==> flow/design.v <==
module multiplier_logic (
    input  wire        clk,
    input  wire        rst_n,
    input  wire [15:0] a,
    input  wire [15:0] b,
    output reg  [31:0] y
);
     reg[15:0] a_r1,a_r2,a_r3;
     reg[15:0] b_r1,b_r2,b_r3;
    wire [31:0] pp [0:15];
    assign pp[0] = b[0] ? (a << 0) : 32'd0;
    assign pp[1] = b[1] ? (a << 1) : 32'd0;
    assign pp[2] = b[2] ? (a << 2) : 32'd0;
    assign pp[3] = b[3] ? (a << 3) : 32'd0;
    assign pp[4] = b[4] ? (a << 4) : 32'd0;
    assign pp[5] = b[5] ? (a << 5) : 32'd0;
    assign pp[6] = b[6] ? (a << 6) : 32'd0;
    assign pp[7] = b[7] ? (a << 7) : 32'd0;
	 assign pp[8] = b[8] ? (a << 8) : 32'd0;
    assign pp[9] = b[9] ? (a << 9) : 32'd0;
    assign pp[10] = b[10] ? (a << 10) : 32'd0;
    assign pp[11] = b[11] ? (a << 11) : 32'd0;
    assign pp[12] = b[12] ? (a << 12) : 32'd0;
	 assign pp[13] = b[13] ? (a << 13) : 32'd0;
    assign pp[14] = b[14] ? (a << 14) : 32'd0;
    assign pp[15] = b[15] ? (a << 15) : 32'd0;
	 reg [31:0] s1_0, s1_1, s1_2, s1_3, s1_4, s1_5, s1_6, s1_7;
    reg [31:0] s2_0, s2_1, s2_2, s2_3;
    reg [31:0] s3_0, s3_1;
    reg [31:0] s4;
    always @(posedge clk) begin
        if (!rst_n) begin
		  a_r1 <= 32'd0;a_r2 <= 32'd0;a_r3<= 32'd0;
		  b_r1 <= 32'd0;b_r2 <= 32'd0;b_r3<= 32'd0;
		      s1_0 <= 32'd0;
				s1_1 <= 32'd0;
				s1_2 <= 32'd0;
				s1_3 <= 32'd0;
				s1_4 <= 32'd0;
				s1_5 <= 32'd0;
				s1_6 <= 32'd0;
				s1_7 <= 32'd0;
				s2_0 <= 32'd0;
				s2_1 <= 32'd0;
				s2_2 <= 32'd0;
				s2_3 <= 32'd0;
				s3_0 <= 32'd0;
				s3_1 <= 32'd0;
            y  <= 32'd0;
            s4 <= 32'd0;
        end else begin
		     a_r1<=a;
           a_r2<=a_r1; 
           a_r3<=a_r2; 
			  b_r1<=b;
			  b_r2<=b_r1;
			  b_r3<=b_r2;
            s1_0 <= pp[0] + pp[1];
            s1_1 <= pp[2] + pp[3];
            s1_2 <= pp[4] + pp[5];
            s1_3 <= pp[6] + pp[7];
            s1_4 <= pp[8] + pp[9];
            s1_5 <= pp[10] + pp[11];
            s1_6 <= pp[12] + pp[13];
            s1_7 <= pp[14] + pp[15];
            s2_0 <= s1_0 + s1_1;
            s2_1 <= s1_2 + s1_3;
            s2_2 <= s1_4 + s1_5;
            s2_3 <= s1_6 + s1_7;
				s3_0  <= s2_0 + s2_1;
				s3_1  <= s2_2 + s2_3;
				s4    <= s3_0 + s3_1; 
            y  <= s4;
        end
    end
endmodule
---- Step by step through the tools: multiplier_logic ----
Tool output for the design above, in the order of the flow.
Lines are those of the file above, counted from 1.
Operators carry their Yosys type and port widths (W data, S select, Z words).
Library cell names are shortened.
A cell with n/a has no value.
set-up
  top module .............................. multiplier_logic
  clock ................................... clk
  standard-cell library ................... sky130hd
  corner .................................. tt_025C_1v80

---- Word level ----
Source: Yosys, flattened and elaborated, memories not mapped. Widths are those after wreduce; folded enables and synchronous resets count as part of the registers. Registers that Yosys merges into a memory's read port (data or address) are not register bits. Print and check cells do not count. Equal cells are merged and count once.
operators by class
  add/sub/neg operators ................... 15
  mux-type cells .......................... 16
operator list
  operator          count
  $add A32 B32 Y32  15
  $mux W31          1
  $mux W30          1
  $mux W29          1
  $mux W28          1
  $mux W27          1
  $mux W26          1
  $mux W25          1
  $mux W24          1
  $mux W23          1
  $mux W22          1
  $mux W21          1
  $mux W20          1
  $mux W19          1
  $mux W18          1
  $mux W17          1
  $mux W16          1
word-level totals
  register bits ........................... 512
  input port bits ......................... 34
  output and inout bits ................... 32
  elaborated cells ........................ 47

---- Logic depth ----
Depth = most cells in a row (Yosys ltp): at word level without a register or memory, in the mapped netlist without a sequential cell, where the memories' decode and read muxes count.
depth
  depth in word-level cells ............... 2
  ABC_AREA ................................ 0
  depth in mapped cells ................... 11
  mapped depth without buffers ............ 10

---- Synthesis result ----
Source: synth_stat.txt of the flow (Yosys; design flattened, memories mapped). It holds for the ABC_AREA given above (unset counts as 0); a run with the other value may have another netlist.
Totals and module areas in this step are rounded.
cells by type
  cell type  count  area in all (µm²)
  dfxtp_1    341    6.83E+03
  ha_1       236    2.95E+03
  and2_1     335    2095.76
  nor2_1     271    1.02E+03
  a21oi_1    179    895.859
  xnor2_1    91     797.014
  xor2_1     82     718.189
  o21ai_0    118    590.566
  a21o_1     71     533.011
  nand2_1    131    491.722
  a211oi_1   42     315.302
  fa_1       15     300.288
  inv_1      70     262.752
  clkbuf_1   69     258.998
  nand2b_1   37     231.472
  nor3_1     40     200.192
  o21bai_1   25     187.68
  nand3_1    37     185.178
Other cell types: 58; their cells: 285.
mapped netlist
  cell count .............................. 2475
  cell area after synthesis ............... 0.021 mm²
  area of sequential cells ................ 0.00683 mm²
  mapped flip-flops ....................... 341
  buffer cells ............................ 76

---- Path before layout ----
OpenSTA on the mapped netlist: ideal clock, no wires. The path of least setup slack (recovery checks aside). Input and output delay are each 20% of the period. Register names are those of the netlist, which keeps one name where synthesis merged equal registers.
timing path after synthesis
  kind .................................... in2reg
  start ................................... input b[12]
  end ..................................... register s1_6[29]
  period .................................. 4.5 ns
  external input delay .................... 0.900 ns
  setup time .............................. 0.115 ns
  launch time at the first pin ............ 0.900 ns
  arrival time ............................ 3.185 ns
  required time ........................... 4.385 ns
  setup slack ............................. 1.199 ns
  path delay .............................. 2.400 ns
  stages on the path ...................... 11
  path buffers ............................ 1
  period reached after synthesis .......... 3.301 ns
"path delay" = arrival - input delay + setup time.
"stages on the path": output pins that drive a net of the path, with the launching flip-flop's if there is one; two outputs of one cell count as two.
"period reached after synthesis" = period - worst setup slack (recovery checks aside). The figure is calculated, with input and output delays left at 20% of the set period.
Between the ends stands the longest chain of elaborated cells between them, by number of cells; it is not shown to be the way that was timed. Of several equally long chains one is given.
Each line given opens the expression or statement behind the cell; cells for indexed reads and writes are added by Yosys, which also makes memories of some case tables.
on the way, after synthesis
  cells stage by stage .................... clkbuf_1 > and2_1 > ha_1 > fa_1 > a211oi_1 > o21bai_1 > a31oi_1 > o31ai_1 > o41ai_1 > o21ai_0 > and3_1
  length of the longest elaborated chain .. 2
  elaborated cells between the ends (all ways) .. 2
  source lines of those cells ............. 2
  those cells by class .................... add/sub (1); mux (1)
ends and longest elaborated chain, after synthesis
  element           RTL line  text
  start, declared   5         input  wire [15:0] b,
  $mux W28          23        assign pp[12] = b[12] ? (a << 12) : 32'd0;
  $add A32 B32 Y32  64        s1_6 <= pp[12] + pp[13];
  end, assigned     41        s1_6 <= 32'd0;
  end, assigned     64
  end, declared     27        reg [31:0] s1_0, s1_1, s1_2, s1_3, s1_4, s1_5, s1_6, s1_7;

---- Path in the finished layout ----
From the final timing report of run 1: the path of least setup slack in the routed layout; clock arrival at registers is part of the times.
timing path post-layout
  kind .................................... in2reg
  start ................................... input a[1]
  end ..................................... register s1_6[29]
  period .................................. 5.52 ns
  external input delay .................... 1.10 ns
  setup time .............................. 0.10 ns
  launch time at the first pin ............ 1.10 ns
  arrival time ............................ 4.49 ns
  required time ........................... 5.94 ns
  setup slack ............................. 1.45 ns
  stages on the path ...................... 11
  path buffers ............................ 1
Between the ends stands the longest chain of elaborated cells between them, by number of cells; it is not shown to be the way that was timed. Of several equally long chains one is given.
on the way, post-layout
  cells stage by stage .................... clkdlybuf4s50_1 > and2_1 > ha_1 > fa_1 > a211oi_1 > o21bai_1 > a31oi_1 > o31ai_1 > o41ai_1 > o21ai_0 > and3_1
  length of the longest elaborated chain .. 2
  elaborated cells between the ends (all ways) .. 3
  source lines of those cells ............. 3
  those cells by class .................... add/sub (1); mux (2)
ends and longest elaborated chain, post-layout
  element           RTL line  text
  start, declared   4         input  wire [15:0] a,
  $mux W28          23        assign pp[12] = b[12] ? (a << 12) : 32'd0;
  $add A32 B32 Y32  64        s1_6 <= pp[12] + pp[13];
  end, assigned     41        s1_6 <= 32'd0;
  end, assigned     64
  end, declared     27        reg [31:0] s1_0, s1_1, s1_2, s1_3, s1_4, s1_5, s1_6, s1_7;

Memo
Re: implementation data of multiplier_logic

Module multiplier_logic, platform sky130hd: 2 stored runs of the flow (Yosys, OpenROAD) with differing settings, in no particular order. Input and output delays are each 20% of the period that was set; the output load is 0.01 pF.
"allowed time less slack (worst setup path)" is the time allowed to the run's worst setup path (the clock period less input and output delay, where it has them) less its slack. Clock arrival times count: a late capture clock shortens it, a late launch clock lengthens it.
"total power of the final layout": no workload was simulated; the value follows from the tool's default switching activity.
The results are shown rounded.

======== run 1 ========
==> flow/run.sh <==
#!/bin/bash
# the make line also repeats the synthesis and layout settings of config.mk as NAME=value (left out here)
make -C /OpenROAD-flow-scripts/flow DESIGN_CONFIG=/design/flow/config.mk WORK_HOME=/design/flow/orfs CLKGATE_MAP_FILE= finish
==> flow/config.mk <==
export PLATFORM = sky130hd
export DESIGN_NAME = multiplier_logic
export DESIGN_NICKNAME = multiplier_logic
export VERILOG_FILES = /design/flow/design.v
export SDC_FILE = /design/flow/constraint.sdc
export NUM_CORES = 4
export LEC_CHECK = 0
export CAP_MARGIN = 25
export CORE_MARGIN = 2
export CORE_UTILIZATION = 66
export CTS_CLUSTER_DIAMETER = 123
export GPL_ROUTABILITY_DRIVEN = 0
export PLACE_DENSITY = 0.71
export SETUP_SLACK_MARGIN = -0.17
export SLEW_MARGIN = 20
==> flow/constraint.sdc <==
create_clock -name core_clock -period 5.52 [get_ports {clk}]
set_input_delay 1.1040 -clock core_clock [delete_from_list [all_inputs] [get_ports {clk}]]
set_output_delay 1.1040 -clock core_clock [all_outputs]
set_load 0.01 [all_outputs]

-------- measured, run 1 --------
  chip area in the Yosys report ........... 0.021 mm²
  die outline area ........................ 0.0333 mm²
  standard-cell area after layout ......... 0.0233 mm²
  smallest setup slack .................... 1.45 ns
  setup total negative slack .............. 0.000 ns
  total power of the final layout ......... 7030 uW
  allowed time less slack (worst setup path) .. 2.97 ns
  worst path kind ......................... in2reg

======== run 2 ========
==> flow/run.sh <==
#!/bin/bash
# the make line also repeats the synthesis and layout settings of config.mk as NAME=value (left out here)
make -C /OpenROAD-flow-scripts/flow DESIGN_CONFIG=/design/flow/config.mk WORK_HOME=/design/flow/orfs CLKGATE_MAP_FILE= finish
==> flow/config.mk <==
export PLATFORM = sky130hd
export DESIGN_NAME = multiplier_logic
export DESIGN_NICKNAME = multiplier_logic
export VERILOG_FILES = /design/flow/design.v
export SDC_FILE = /design/flow/constraint.sdc
export NUM_CORES = 4
export LEC_CHECK = 0
export ABC_AREA = 0
export CAP_MARGIN = 20
export CELL_PAD_IN_SITES_GLOBAL_PLACEMENT = 2
export CORE_ASPECT_RATIO = 0.62
export CORE_MARGIN = 2
export CORE_UTILIZATION = 70
export CTS_CLUSTER_SIZE = 65
export GPL_ROUTABILITY_DRIVEN = 0
export GPL_TIMING_DRIVEN = 1
export MAX_ROUTING_LAYER = met4
export PLACE_DENSITY_LB_ADDON = 0.27
export SETUP_SLACK_MARGIN = -0.03
export SLEW_MARGIN = 20
==> flow/constraint.sdc <==
create_clock -name core_clock -period 4.87 [get_ports {clk}]
set_input_delay 0.9740 -clock core_clock [delete_from_list [all_inputs] [get_ports {clk}]]
set_output_delay 0.9740 -clock core_clock [all_outputs]
set_load 0.01 [all_outputs]

-------- run 2 --------
  unfinished; error FLW-0024 in placement
